==> flow/design.v <==
module n_delay #(
    parameter  int unsigned Latency    = 1,
    parameter  int unsigned Width      = 8,
    localparam int unsigned LatencyMin = Latency == 0 ? 1 : Latency
) (
    input  logic                        clk_i,
    input  logic                        en_i,
    input  logic                        rst_ni,
    input  logic [           Width-1:0] data_i,
    output logic [           Width-1:0] data_o,
    output logic [LatencyMin*Width-1:0] buffer_o
);
  logic [(Latency+1)-1:0][Width-1:0] buffer_temp;
  assign buffer_temp[0] = data_i;
  assign data_o = buffer_temp[(Latency+1)-1];
  for (genvar n = 0; n < Latency; n++) begin : gen_buffer
    always_ff @(posedge clk_i)
      if (!rst_ni) buffer_temp[n+1] <= '0;
      else if (en_i) buffer_temp[n+1] <= buffer_temp[n];
  end
  if (Latency == 0) assign buffer_o = data_i;
  else if (Latency == 1) assign buffer_o = buffer_temp[0];
  else assign buffer_o = buffer_temp[Latency-1:0];
endmodule
(* use_dsp = "yes" *)
module integer_multiplier #(
    parameter  int unsigned WidthX  = 4,
    parameter  int unsigned WidthK  = 8,
    parameter  int unsigned Latency = 1,
    localparam int unsigned WidthY  = WidthX + WidthK
) (
    input  logic                     clk_i,
    input  logic                     rst_ni,
    input  logic                     en_i,
    input  logic signed [WidthX-1:0] x_i,
    input  logic signed [WidthK-1:0] k_i,
    output logic signed [WidthY-1:0] y_o
);
  logic signed [WidthY-1:0] temp_mul;
  always_ff @(posedge clk_i)
    if (!rst_ni) temp_mul <= '0;
    else if (en_i) temp_mul <= $signed(x_i) * $signed(k_i);
  n_delay #(
      .Latency(Latency - 1),
      .Width  (WidthY)
  ) i_mac_delay (
      .clk_i   (clk_i),
      .en_i    (en_i),
      .rst_ni  (rst_ni),
      .data_i  (temp_mul),
      .data_o  (y_o),
      .buffer_o()
  );
endmodule
(* use_dsp = "yes" *)
module minifloat_multiplier #(
    parameter  int unsigned ExpWidthX   = 4,
    parameter  int unsigned ExpWidthK   = 4,
    parameter  int unsigned ManWidthX   = 3,
    parameter  int unsigned ManWidthK   = 3,
    parameter  int unsigned Latency     = 1,
    localparam int unsigned WidthX      = 1 + ExpWidthX + ManWidthX,
    localparam int unsigned WidthK      = 1 + ExpWidthK + ManWidthK,
    localparam int unsigned ManWidthMax = ((ManWidthX > ManWidthK) ? ManWidthX : ManWidthK),
    localparam int unsigned ExpWidthMax = ((ExpWidthX > ExpWidthK) ? ExpWidthX : ExpWidthK),
    localparam int unsigned WidthY      = 2 * (ManWidthMax + (2 ** ExpWidthMax))
) (
    input  logic                     clk_i,
    input  logic                     rst_ni,
    input  logic                     en_i,
    input  logic        [WidthX-1:0] x_i,
    input  logic        [WidthK-1:0] k_i,
    output logic signed [WidthY-1:0] y_o
);
  logic sign_x, sign_k;
  logic [ExpWidthX-1:0] exp_x;
  logic [ExpWidthK-1:0] exp_k;
  logic [ManWidthX-1:0] man_x;
  logic [ManWidthK-1:0] man_k;
  logic norm_x, norm_k;
  logic [(ManWidthX+1)-1:0] ext_man_x;   
  logic [(ManWidthK+1)-1:0] ext_man_k;   
  logic signed [(ManWidthX-1)+2:0] signed_man_x;   
  logic signed [(ManWidthK-1)+2:0] signed_man_k;   
  logic signed [WidthY-1:0] fixed_product;
  always_comb begin
    {sign_x, exp_x, man_x} = x_i;
    {sign_k, exp_k, man_k} = k_i;
    {norm_x, norm_k} = {|exp_x, |exp_k};
    ext_man_x = {norm_x, man_x};   
    ext_man_k = {norm_k, man_k};   
    signed_man_x = sign_x ? -ext_man_x : ext_man_x;   
    signed_man_k = sign_k ? -ext_man_k : ext_man_k;   
    fixed_product = ($signed(signed_man_x) * $signed(signed_man_k)) <<
        ($unsigned({1'b0, exp_x} + {1'b0, exp_k}) - $unsigned(norm_x) - $unsigned(norm_k));
  end
  logic signed [WidthY-1:0] temp_mul;
  always_ff @(posedge clk_i) begin
    if (!rst_ni) temp_mul <= '0;
    else if (en_i) temp_mul <= fixed_product;
  end
  n_delay #(
      .Latency(Latency - 1),
      .Width  (WidthY)
  ) i_mac_delay (
      .clk_i   (clk_i),
      .en_i    (en_i),
      .rst_ni  (rst_ni),
      .data_i  (temp_mul),
      .data_o  (y_o),
      .buffer_o()
  );
endmodule
module acc #(
    parameter int unsigned WidthX  = 4,
    parameter int unsigned WidthY  = 16,
    parameter int unsigned Latency = 1
) (
    input  logic                     clk_i,
    input  logic                     rst_ni,
    input  logic                     en_i,
    input  logic                     x_valid_i,
    input  logic                     first_i,
    input  logic signed [WidthX-1:0] x_i,
    output logic signed [WidthY-1:0] y_o
);
  logic signed [WidthY-1:0] temp_acc;
  always_ff @(posedge clk_i)
    if (!rst_ni) temp_acc <= '0;
    else if (en_i && x_valid_i) begin
      temp_acc <= WidthY'($signed(x_i)) + $signed(first_i ? WidthY'(0) : temp_acc);
    end
  n_delay #(
      .Latency(Latency - 1),
      .Width  (WidthY)
  ) i_mac_delay (
      .clk_i   (clk_i),
      .en_i    (en_i),
      .rst_ni  (rst_ni),
      .data_i  (temp_acc),
      .data_o  (y_o),
      .buffer_o()
  );
endmodule
module tri_buffer #(
    parameter int unsigned Width = 8,
    parameter int unsigned Size  = 4
) (
    input  logic                       clk_i,
    input  logic                       rst_ni,
    input  logic                       en_i,
    input  logic [Size-1:0][Width-1:0] x_i,
    output logic [Size-1:0][Width-1:0] y_o
);
  logic signed [Size-1:0][Size-1:0][Width-1:0] buffer;  
  assign buffer[0] = x_i;   
  for (genvar row = 1; row < Size; row++) begin : gen_row   
    for (genvar col = row; col < Size; col++) begin : gen_col   
      always_ff @(posedge clk_i)
        if (!rst_ni) buffer[row][col] <= 0;
        else if (en_i) buffer[row][col] <= buffer[row-1][col];
    end
  end
  for (genvar col = 0; col < Size; col++) begin : gen_output   
    assign y_o[col] = buffer[col][col];   
  end
endmodule
module axis_sa #(
    parameter int unsigned LatencyMul = 1,
    parameter int unsigned LatencyAcc = 1,
    parameter int unsigned Rows = 4,
    parameter int unsigned Cols = 8,
    parameter int unsigned WidthY = 16,   
    parameter int unsigned MacType = 0,   
    parameter int unsigned WidthX = 4,
    parameter int unsigned WidthK = 8,
    parameter int unsigned ExpWidthX = 4,
    parameter int unsigned ExpWidthK = 4,
    parameter int unsigned ManWidthX = 3,
    parameter int unsigned ManWidthK = 3,
    parameter int unsigned WidthM = WidthX + WidthK,   
    localparam int unsigned FpWidthX = 1 + ExpWidthX + ManWidthX,
    localparam int unsigned FpWidthK = 1 + ExpWidthK + ManWidthK,
    localparam int unsigned ManWidthMax = ((ManWidthX > ManWidthK) ? ManWidthX : ManWidthK),
    localparam int unsigned ExpWidthMax = ((ExpWidthX > ExpWidthK) ? ExpWidthX : ExpWidthK),
    localparam int unsigned FpWidthM = 2 * (ManWidthMax + (2 ** ExpWidthMax)),
    localparam int unsigned DiagLen = (Rows + Cols) - 1,
    localparam int unsigned ActualWidthX = (MacType == 0) ? WidthX : FpWidthX,
    localparam int unsigned ActualWidthK = (MacType == 0) ? WidthK : FpWidthK,
    localparam int unsigned ActualWidthM = (MacType == 0) ? WidthY : FpWidthM
) (
    input  logic                              clk_i,
    input  logic                              rst_ni,
    input  logic                              s_valid_i,
    input  logic                              s_last_i,
    input  logic                              m_ready_i,
    output logic                              s_ready_o,
    output logic                              m_valid_o,
    output logic                              m_last_o,
    input  logic [Rows-1:0][ActualWidthX-1:0] sx_data_i,
    input  logic [Cols-1:0][ActualWidthK-1:0] sk_data_i,
    output logic [Rows-1:0][      WidthY-1:0] m_data_o
);
  logic en_mac, en_shift;
  logic [Rows-1:0][ActualWidthX-1:0] xi_delayed;
  logic [Cols-1:0][ActualWidthK-1:0] ki_delayed, sk_reversed;
  logic [Rows-1:0][Cols-1:0][ActualWidthX-1:0] xi;
  logic [Rows-1:0][Cols-1:0][ActualWidthK-1:0] ki;
  logic [Rows-1:0][Cols-1:0][ActualWidthM-1:0] mo;
  logic [Rows-1:0][Cols-1:0][WidthY-1:0] ao, ro;
  logic [DiagLen-1:0] r_valid, r_last, r_copy, r_clear, conflict, a_valid, m_first;
  logic [LatencyMul+LatencyAcc+DiagLen-1:0] valid, vlast;
  assign en_mac   = !(|conflict);  
  assign en_shift = r_valid[DiagLen-1] && m_ready_i;   
  logic busy, s_fire;
  assign s_ready_o = en_mac && !busy;
  assign s_fire = s_valid_i && s_ready_o;
  always_ff @(posedge clk_i)
    if (!rst_ni) busy <= 1'b0;
    else if (s_fire && s_last_i) busy <= 1'b1;
    else if (m_valid_o && m_ready_i && m_last_o) busy <= 1'b0;
  for (genvar c = 0; c < Cols; c++) assign sk_reversed[c] = sk_data_i[Cols-1-c];
  tri_buffer #(
      .Width(ActualWidthX),
      .Size (Rows)
  ) i_tri_x (
      .clk_i (clk_i),
      .rst_ni(rst_ni),
      .en_i  (en_mac),
      .x_i   (sx_data_i),
      .y_o   (xi_delayed)
  );
  tri_buffer #(
      .Width(ActualWidthK),
      .Size (Cols)
  ) i_tri_k (
      .clk_i (clk_i),
      .rst_ni(rst_ni),
      .en_i  (en_mac),
      .x_i   (sk_reversed),
      .y_o   (ki_delayed)
  );
  n_delay #(
      .Latency(LatencyMul + LatencyAcc + DiagLen),
      .Width  (1)
  ) i_valid (
      .clk_i   (clk_i),
      .en_i    (en_mac),
      .rst_ni  (rst_ni),
      .data_i  (s_valid_i && !busy),
      .data_o  (),
      .buffer_o(valid)
  );
  n_delay #(
      .Latency(LatencyMul + LatencyAcc + DiagLen),
      .Width  (1)
  ) i_vlast (
      .clk_i   (clk_i),
      .en_i    (en_mac),
      .rst_ni  (rst_ni),
      .data_i  (s_valid_i && !busy && s_last_i),
      .data_o  (),
      .buffer_o(vlast)
  );
  for (genvar r = 0; r < Rows; r++) begin
    for (genvar c = 0; c < Cols; c++) begin
      if (c == 0) assign xi[r][c] = xi_delayed[r];
      else   
        always_ff @(posedge clk_i)
          if (!rst_ni) xi[r][c] <= '0;
          else if (en_mac) xi[r][c] <= xi[r][c-1];
      if (r == 0) assign ki[r][c] = ki_delayed[c];
      else   
        always_ff @(posedge clk_i)
          if (!rst_ni) ki[r][c] <= '0;
          else if (en_mac) ki[r][c] <= ki[r-1][c];
    end
  end
  for (genvar r = 0; r < Rows; r++) begin : MR
    for (genvar c = 0; c < Cols; c++) begin : MC
      if (MacType == 0) begin
        logic signed [WidthM-1:0] mul_y;
        assign mo[r][c] = ActualWidthM'(mul_y);
        integer_multiplier #(
            .WidthX (WidthX),
            .WidthK (WidthK),
            .Latency(LatencyMul)
        ) MUL (
            .clk_i (clk_i),
            .rst_ni(rst_ni),
            .en_i  (en_mac),
            .x_i   (xi[r][c]),
            .k_i   (ki[r][c]),
            .y_o   (mul_y)
        );
      end else begin
        minifloat_multiplier #(
            .ExpWidthX(ExpWidthX),
            .ExpWidthK(ExpWidthK),
            .ManWidthX(ManWidthX),
            .ManWidthK(ManWidthK),
            .Latency  (LatencyMul)
        ) MUL (
            .clk_i (clk_i),
            .rst_ni(rst_ni),
            .en_i  (en_mac),
            .x_i   (xi[r][c]),
            .k_i   (ki[r][c]),
            .y_o   (mo[r][c])
        );
      end
    end
  end
  for (genvar d = 0; d < DiagLen; d++) begin
    always_ff @(posedge clk_i)
      if (!rst_ni) m_first[d] <= 1'b1;
      else if (valid[LatencyMul+d]) m_first[d] <= vlast[LatencyMul+d];
  end
  for (genvar r = 0; r < Rows; r++) begin : AR
    for (genvar c = 0; c < Cols; c++) begin : AC
      localparam d = (r + c);
      acc #(
          .WidthX (ActualWidthM),
          .WidthY (WidthY),
          .Latency(LatencyAcc)
      ) ACC (
          .clk_i    (clk_i),
          .rst_ni   (rst_ni),
          .en_i     (en_mac),
          .x_valid_i(valid[LatencyMul+d]),
          .first_i  (m_first[d]),
          .x_i      (mo[r][c]),
          .y_o      (ao[r][c])
      );
    end
  end
  for (genvar d = 0; d < DiagLen; d++) begin
    if (d == 0) assign r_last[0] = r_valid[0];
    else
      always_ff @(posedge clk_i)
        if (!rst_ni) r_last[d] <= 0;
        else if (en_shift)
          if ((d >= (Cols - 1)) && m_last_o)
            r_last[d] <= 0;   
          else r_last[d] <= r_last[d-1];   
    always_ff @(posedge clk_i)
      if (!rst_ni) a_valid[d] <= 0;
      else if (en_mac) a_valid[d] <= vlast[LatencyMul+LatencyAcc+d-1];
    assign conflict [d] = a_valid[d]  &&  r_valid[d];  
    assign r_copy   [d] = a_valid[d]  && !r_valid[d];  
    assign r_clear[d] = en_shift && r_last[d];   
    always_ff @(posedge clk_i)
      if (!rst_ni) r_valid[d] <= 0;
      else if ((d >= (Cols - 1)) && en_shift && m_last_o)
        r_valid[d] <= 0;   
      else if (r_copy[d]) r_valid[d] <= 1;
      else if (r_clear[d]) r_valid[d] <= 0;
  end
  for (genvar r = 0; r < Rows; r++) begin
    for (genvar c = 0; c < Cols; c++) begin
      if (c == 0) begin
        always_ff @(posedge clk_i)
          if (!rst_ni) ro[r][0] <= '0;
          else if (r_copy[(r + 0)]) ro[r][0] <= ao[r][0];
      end else begin
        always_ff @(posedge clk_i)
          if (!rst_ni) ro[r][c] <= '0;
          else if (r_copy[(r + c)]) ro[r][c] <= ao[r][c];
          else if (en_shift) ro[r][c] <= ro[r][c-1];
      end
    end
  end
  assign m_valid_o = r_valid[DiagLen-1];
  assign m_last_o  = r_last[Cols-1];
  for (genvar r = 0; r < Rows; r++) assign m_data_o[r] = ro[r][Cols-1];
endmodule
module sa_top (
    input  logic          clk_i,
    input  logic          rst_ni,
    input  logic          s_valid_i,
    input  logic          s_last_i,
    input  logic          m_ready_i,
    output logic          s_ready_o,
    output logic          m_valid_o,
    output logic          m_last_o,
    input  logic [ 15:0]  sx_data_i,
    input  logic [ 63:0]  sk_data_i,
    output logic [ 63:0]  m_data_o
);
  axis_sa #(
      .LatencyMul(1),
      .LatencyAcc(1),
      .Rows      (4),
      .Cols      (8),
      .WidthY    (16),
      .MacType   (0),
      .WidthX    (4),
      .WidthK    (8)
  ) i_sa (
      .clk_i    (clk_i),
      .rst_ni   (rst_ni),
      .s_valid_i(s_valid_i),
      .s_last_i (s_last_i),
      .m_ready_i(m_ready_i),
      .s_ready_o(s_ready_o),
      .m_valid_o(m_valid_o),
      .m_last_o (m_last_o),
      .sx_data_i(sx_data_i),
      .sk_data_i(sk_data_i),
      .m_data_o (m_data_o)
  );
endmodule
Wiki page: sa_top / tool data

* Tool chain data of sa_top
Each step is given for the RTL above and for the edited RTL. "before" refers to lines of the RTL above, "after" to lines of the edited file. "difference": "after" minus "before" as printed here. "relative change": 100 x difference / "before". Operators carry their Yosys type and port widths (W data, S select, Z words). Cell names lack the library's common part. A cell with n/a has no value.
Inputs: design top sa_top, clock port clk_i, standard-cell library sky130hd, corner tt_025C_1v80

* The edit
Unified diff, file above to edited file. The edited RTL no longer does the same as the RTL above: the edit was made by script, with no optimisation intended.
begin of diff
@@ -35,5 +35,5 @@
     input  logic signed [WidthX-1:0] x_i,
     input  logic signed [WidthK-1:0] k_i,
-    output logic signed [WidthY-1:0] y_o
+    output logic signed [WidthY-2:0] y_o
 );
   logic signed [WidthY-1:0] temp_mul;
end of diff

* Elaborated design
Counts by Yosys on the flattened word-level netlist (proc, flatten, opt, wreduce; memories kept). Register bits leave out memories and registers merged into their read ports (data or address). Print and check cells are left out. Cells with the same type and inputs are merged into one.
Operators by class:
- add/sub/neg operators | before 32, after 32, difference 0, relative change 0.00%
- multiply operators | before 32, after 32, difference 0, relative change 0.00%
- div/mod/pow operators | before 0, after 0, difference 0
- $lt $le $gt $ge | before 0, after 0, difference 0
- eq/ne operators | before 0, after 0, difference 0
- shift-type cells | before 0, after 0, difference 0
- muxes and demuxes | before 109, after 109, difference 0, relative change 0.00%
- bitwise operators | before 1, after 1, difference 0, relative change 0.00%
- reductions and logical operators | before 80, after 80, difference 0, relative change 0.00%
Operators by type and width:
- $add A12 B16 Y16 | before 32, after 0, difference -32, relative change -100.00%
- $mul A4 B8 Y12 | before 32, after 0, difference -32, relative change -100.00%
- $add A11 B16 Y16 | before 0, after 32, difference +32
- $mul A4 B8 Y11 | before 0, after 32, difference +32
- $mux W16 | before 88, after 88, difference 0, relative change 0.00%
- $logic_and A1 B1 Y1 | before 47, after 47, difference 0, relative change 0.00%
- $mux W1 | before 21, after 21, difference 0, relative change 0.00%
- $reduce_bool A2 Y1 | before 18, after 18, difference 0, relative change 0.00%
- $logic_not A1 Y1 | before 13, after 13, difference 0, relative change 0.00%
- $not A1 Y1 | before 1, after 1, difference 0, relative change 0.00%
- $reduce_or A11 Y1 | before 1, after 1, difference 0, relative change 0.00%
- $reduce_or A2 Y1 | before 1, after 1, difference 0, relative change 0.00%
Storage and ports:
- register bits | before 2013, after 1981, difference -32, relative change -1.59%
- bits in latches | before 0, after 0, difference 0
- memory bits (writable) | before 0, after 0, difference 0
- ROM bits | before 0, after 0, difference 0
- clocked read ports x word width | before 0, after 0, difference 0
- memory cells | before 0, after 0, difference 0
- input bits | before 85, after 85, difference 0, relative change 0.00%
- output and inout bits | before 67, after 67, difference 0, relative change 0.00%
- cells after elaboration | before 489, after 489, difference 0, relative change 0.00%

* Depth
Depth = most cells in a row (Yosys ltp): at word level without a register or memory, in the mapped netlist without a sequential cell, where the memories' decode and read muxes count.
Depth:
- depth after elaboration | before 7, after 7, difference 0, relative change 0.00%
- ABC_AREA | before 0, after 0
- gate-level depth with buffers | before 18, after 19, difference +1, relative change +5.56%
- gate-level depth less buffers | before 17, after 18, difference +1, relative change +5.88%

* Netlist
Yosys stat after the flow's synthesis: flattened, memories mapped to cells. It holds for the ABC_AREA given above (unset counts as 0); a run with the other value may have another netlist.
Synthesis totals:
- cell count | before 16260, after 15849, difference -411, relative change -2.53%
- mapped area (mm2) | before 0.1310882, after 0.1258094, difference -0.0052788, relative change -4.03%
- sequential area (mm2) | before 0.0402986, after 0.039658, difference -0.0006406, relative change -1.59%
- mapped flip-flops | before 2013, after 1981, difference -32, relative change -1.59%
- buffers | before 991, after 981, difference -10, relative change -1.01%
Cells by type:
- nor2_1 | before 817, after 986, difference +169, relative change +20.69%
- buf_2 | before 232, after 107, difference -125, relative change -53.88%
- clkbuf_1 | before 652, after 764, difference +112, relative change +17.18%
- o21ai_1 | before 101, after 3, difference -98, relative change -97.03%
- ha_1 | before 1120, after 1024, difference -96, relative change -8.57%
- nor2b_1 | before 687, after 607, difference -80, relative change -11.64%
- nor3_1 | before 189, after 119, difference -70, relative change -37.04%
- nand2_1 | before 3719, after 3775, difference +56, relative change +1.51%
- inv_1 | before 781, after 730, difference -51, relative change -6.53%
- o21ai_0 | before 204, after 245, difference +41, relative change +20.10%
- a21oi_1 | before 1690, after 1730, difference +40, relative change +2.37%
- xor2_1 | before 110, after 144, difference +34, relative change +30.91%
- dfxtp_1 | before 2013, after 1981, difference -32, relative change -1.59%
- fa_1 | before 576, after 544, difference -32, relative change -5.56%
- and2_1 | before 623, after 593, difference -30, relative change -4.82%
- nor4_1 | before 49, after 19, difference -30, relative change -61.22%
- a211oi_1 | before 136, after 108, difference -28, relative change -20.59%
- a311o_1 | before 28, after 2, difference -26, relative change -92.86%
Not every row of either side is listed. The figures by module come from a second, unflattened synthesis with its own total; it is not the netlist above.
Unflattened totals:
- cell total of the unflattened synthesis | before 17390, after 17390, difference 0, relative change 0.00%
- area (unflattened synthesis) (mm2) | before 0.1542442, after 0.1542442, difference 0.0000000, relative change 0.00%
Rows give one instance, submodules left out.
Modules, before:
- integer_multiplier | instances 32, cells 158, area 0.0015665 mm2, sequential area 0.0002402 mm2
- acc | instances 32, cells 172, area 0.0013813 mm2, sequential area 0.0003203 mm2
- axis_sa | instances 1, cells 4073, area 0.035399 mm2, sequential area 0.0171565 mm2
- tri_buffer | instances 1, cells 786, area 0.0089836 mm2, sequential area 0.0044843 mm2
- n_delay | instances 32, cells 32, area 0.0002402 mm2, sequential area 0 mm2
- n_delay | instances 32, cells 24, area 0.0001802 mm2, sequential area 0 mm2
- tri_buffer | instances 1, cells 93, area 0.0010498 mm2, sequential area 0.0004805 mm2
- n_delay | instances 2, cells 43, area 0.0005142 mm2, sequential area 0.0002602 mm2
- sa_top | instances 1, cells 0, area 0 mm2, sequential area 0 mm2
Modules, after:
- integer_multiplier | instances 32, cells 158, area 0.0015665 mm2, sequential area 0.0002402 mm2
- acc | instances 32, cells 172, area 0.0013813 mm2, sequential area 0.0003203 mm2
- axis_sa | instances 1, cells 4073, area 0.035399 mm2, sequential area 0.0171565 mm2
- tri_buffer | instances 1, cells 786, area 0.0089836 mm2, sequential area 0.0044843 mm2
- n_delay | instances 32, cells 32, area 0.0002402 mm2, sequential area 0 mm2
- n_delay | instances 32, cells 24, area 0.0001802 mm2, sequential area 0 mm2
- tri_buffer | instances 1, cells 93, area 0.0010498 mm2, sequential area 0.0004805 mm2
- n_delay | instances 2, cells 43, area 0.0005142 mm2, sequential area 0.0002602 mm2
- sa_top | instances 1, cells 0, area 0 mm2, sequential area 0 mm2

* Path before layout
OpenSTA on the mapped netlist: ideal clock, no wires. The path of least setup slack (recovery checks aside). Input and output delay are each 20% of the period. Register names are those of the netlist, which keeps one name where synthesis merged equal registers.
Path post-synthesis:
- kind | before input to register, after input to register
- start point | before in sk_data_i[56], after in sx_data_i[1]
- end point | before reg i_sa.MR[0].MC[0].genblk1.MUL.temp_mul[11], after reg i_sa.MR[0].MC[0].genblk1.MUL.temp_mul[9]
- clock period (ns) | before 4.2, after 4.2, difference 0.0, relative change 0.00%
- input delay (ns) | before 0.840, after 0.840, difference 0.000, relative change 0.00%
- library setup time (ns) | before 0.086, after 0.070, difference -0.016
- time at the first pin (ns) | before 0.840, after 0.840, difference 0.000, relative change 0.00%
- arrival time (ns) | before 4.206, after 4.082, difference -0.124, relative change -2.95%
- data required time (ns) | before 4.114, after 4.130, difference +0.016, relative change +0.39%
- setup slack (ns) | before -0.091, after 0.047, difference +0.138
- path delay (ns) | before 3.452, after 3.312, difference -0.140, relative change -4.06%
- driving pins on the path | before 15, after 18, difference +3, relative change +20.00%
- path buffers | before 0, after 1, difference +1
- synthesis period reached (ns) | before 4.291, after 4.153, difference -0.138, relative change -3.22%
"path delay" = arrival - input delay + setup time. "driving pins on the path" counts driving pins, that of a launching flip-flop among them; a cell with two outputs on the path counts twice. "synthesis period reached" is the clock period less the worst setup slack; recovery checks do not enter. This is arithmetic on one report: input and output delays are still those of the set period (20% each). Between the ends stands the longest chain of elaborated cells between them, by number of cells; it is not shown to be the way that was timed. Of several equally long chains one is given. Each line given opens the expression or statement behind the cell; cells for indexed reads and writes are added by Yosys, which also makes memories of some case tables.
Between the ends, post-synthesis, before: cell sequence nand2b_1 > fa_1 > fa_1 > inv_1 > fa_1 > ha_1 > fa_1 > a21o_1 > a21oi_1 > o21bai_1 > a21oi_1 > o21bai_1 > a21oi_1 > xnor2_1 > a211oi_1, length of the longest elaborated chain 1, elaborated cells between the ends (all ways) 1, source lines of those cells 1, classes of those cells mul (1)
Ends and longest elaborated chain, post-synthesis, before:
- start: declaration | RTL line 387 | input  logic [ 63:0]  sk_data_i,
- $mul A4 B8 Y12 | RTL line 42 | else if (en_i) temp_mul <= $signed(x_i) * $signed(k_i);
- end: assignment | RTL line 41 | if (!rst_ni) temp_mul <= '0;
- end: assignment | RTL line 42
- end: declaration | RTL line 39 | logic signed [WidthY-1:0] temp_mul;
Between the ends, post-synthesis, after: cell sequence clkbuf_1 > nand2_1 > fa_1 > fa_1 > inv_1 > fa_1 > ha_1 > inv_1 > fa_1 > inv_1 > a21oi_1 > o21bai_1 > a21oi_1 > nor2_1 > nor2_1 > xnor2_1 > nand2_1 > a21oi_1, length of the longest elaborated chain 1, elaborated cells between the ends (all ways) 1, source lines of those cells 1, classes of those cells mul (1)
Ends and longest elaborated chain, post-synthesis, after:
- start: declaration | RTL line 386 | input  logic [ 15:0]  sx_data_i,
- $mul A4 B8 Y11 | RTL line 42 | else if (en_i) temp_mul <= $signed(x_i) * $signed(k_i);
- end: assignment | RTL line 41 | if (!rst_ni) temp_mul <= '0;
- end: assignment | RTL line 42
- end: declaration | RTL line 39 | logic signed [WidthY-1:0] temp_mul;

* Path in the finished layout
From the final timing report of each run of pair A: the path of least setup slack in the routed layout; clock arrival at registers is part of the times.
Path after layout:
- kind | before register to register, after register to register
- start point | before reg i_sa.ki, after reg i_sa.i_tri_x.buffer
- end point | before reg i_sa.MR[1].MC[0].genblk1.MUL.temp_mul[11], after reg i_sa.MR[1].MC[0].genblk1.MUL.temp_mul[10]
- clock period (ns) | before 4.06, after 4.06, difference 0.00, relative change 0.00%
- library setup time (ns) | before 0.08, after 0.07, difference -0.01
- time at the first pin (ns) | before 0.92, after 0.92, difference 0.00, relative change 0.00%
- arrival time (ns) | before 4.72, after 4.65, difference -0.07, relative change -1.48%
- data required time (ns) | before 4.89, after 4.88, difference -0.01, relative change -0.20%
- setup slack (ns) | before 0.17, after 0.24, difference +0.07
- driving pins on the path | before 16, after 16, difference 0, relative change 0.00%
- path buffers | before 0, after 0, difference 0
An end named without its bit number is one bit of that signal or, where synthesis recoded a state register, one of its new flip-flops. Between the ends stands the longest chain of elaborated cells between them, by number of cells; it is not shown to be the way that was timed. Of several equally long chains one is given.
Between the ends, after layout, before: cell sequence dfxtp_1 > nand2_1 > fa_1 > fa_1 > inv_1 > fa_1 > ha_1 > fa_2 > a21o_1 > a21oi_2 > o21bai_1 > a21oi_2 > o21bai_1 > a21oi_1 > xnor2_1 > a211oi_1, length of the longest elaborated chain 1, elaborated cells between the ends (all ways) 1, source lines of those cells 1, classes of those cells mul (1)
Ends and longest elaborated chain, after layout, before:
- start: declaration | RTL line 208 | logic [Rows-1:0][Cols-1:0][ActualWidthK-1:0] ki;
- start: assignment | RTL line 275 | if (!rst_ni) ki[r][c] <= '0;
- start: assignment | RTL line 276 | else if (en_mac) ki[r][c] <= ki[r-1][c];
- $mul A4 B8 Y12 | RTL line 42 | else if (en_i) temp_mul <= $signed(x_i) * $signed(k_i);
- end: assignment | RTL line 41 | if (!rst_ni) temp_mul <= '0;
- end: assignment | RTL line 42
- end: declaration | RTL line 39 | logic signed [WidthY-1:0] temp_mul;
Between the ends, after layout, after: cell sequence dfxtp_1 > inv_1 > nor2_1 > fa_1 > fa_1 > ha_1 > ha_1 > a21o_1 > a21oi_1 > o21bai_1 > a21oi_1 > o21bai_1 > a21oi_1 > xnor2_1 > nand2_1 > a21oi_1, length of the longest elaborated chain 1, elaborated cells between the ends (all ways) 1, source lines of those cells 1, classes of those cells mul (1)
Ends and longest elaborated chain, after layout, after:
- start: declaration | RTL line 155 | logic signed [Size-1:0][Size-1:0][Width-1:0] buffer;
- start: assignment | RTL line 160 | if (!rst_ni) buffer[row][col] <= 0;
- start: assignment | RTL line 161 | else if (en_i) buffer[row][col] <= buffer[row-1][col];
- $mul A4 B8 Y11 | RTL line 42 | else if (en_i) temp_mul <= $signed(x_i) * $signed(k_i);
- end: assignment | RTL line 41 | if (!rst_ni) temp_mul <= '0;
- end: assignment | RTL line 42
- end: declaration | RTL line 39 | logic signed [WidthY-1:0] temp_mul;

* Layout results
Runs of the flow (Yosys, OpenROAD) on both versions; the two runs of a pair have the same settings. The constraints put input and output delay at 20% of the set period each and load the outputs with 0.01 pF.
Settings, pair A: CORE_UTILIZATION 40, PLACE_DENSITY 0.6, period_ns 4.06, CAP_MARGIN 20, CORE_MARGIN 2, SLEW_MARGIN 20
Results, pair A:
- mapped cell area after synthesis (mm2) | before 0.1310882, after 0.1258094, difference -0.0052788, relative change -4.03%
- overall die area (mm2) | before 0.332318, after 0.319027, difference -0.013291, relative change -4.00%
- standard-cell area after layout (mm2) | before 0.147037, after 0.140059, difference -0.006978, relative change -4.75%
- post-layout utilization (%) | before 45.0, after 44.8, difference -0.2
- worst setup slack after layout (ns) | before 0.169, after 0.238, difference +0.069
- post-route setup TNS (ns) | before 0.000, after 0.000, difference 0.000
- worst hold slack in the final report (ns) | before 0.295, after 0.325, difference +0.030
- total power after layout (W) | before 0.045673, after 0.04354, difference -0.002133, relative change -4.67%
- achieved period (ns) | before 3.891, after 3.822, difference -0.069, relative change -1.77%
Settings, pair B: CELL_PAD_IN_SITES_GLOBAL_PLACEMENT 2, CORE_ASPECT_RATIO 1.14, CORE_UTILIZATION 34, MAX_ROUTING_LAYER met5, PLACE_DENSITY 0.56, period_ns 6.91, CAP_MARGIN 20, CORE_MARGIN 2, SLEW_MARGIN 20
Results, pair B:
- mapped cell area after synthesis (mm2) | before 0.1310882, after 0.1258094, difference -0.0052788, relative change -4.03%
- overall die area (mm2) | before 0.390548, after 0.374921, difference -0.015627, relative change -4.00%
- standard-cell area after layout (mm2) | before 0.14511, after 0.139491, difference -0.005619, relative change -3.87%
- post-layout utilization (%) | before 37.8, after 37.9, difference +0.1
- worst setup slack after layout (ns) | before 1.969, after 1.723, difference -0.246
- post-route setup TNS (ns) | before 0.000, after 0.000, difference 0.000
- worst hold slack in the final report (ns) | before 0.451, after 0.453, difference +0.002
- total power after layout (W) | before 0.027691, after 0.026933, difference -0.000758, relative change -2.74%
- achieved period (ns) | before 4.941, after 5.187, difference +0.246, relative change +4.98%
"achieved period": clock period set for the run, less the worst setup slack. It is reckoned from that one timing run; input and output delays stay at 20% of the period that was set. "total power after layout" rests on the timing tool's default activity at the inputs, not on a simulated workload.
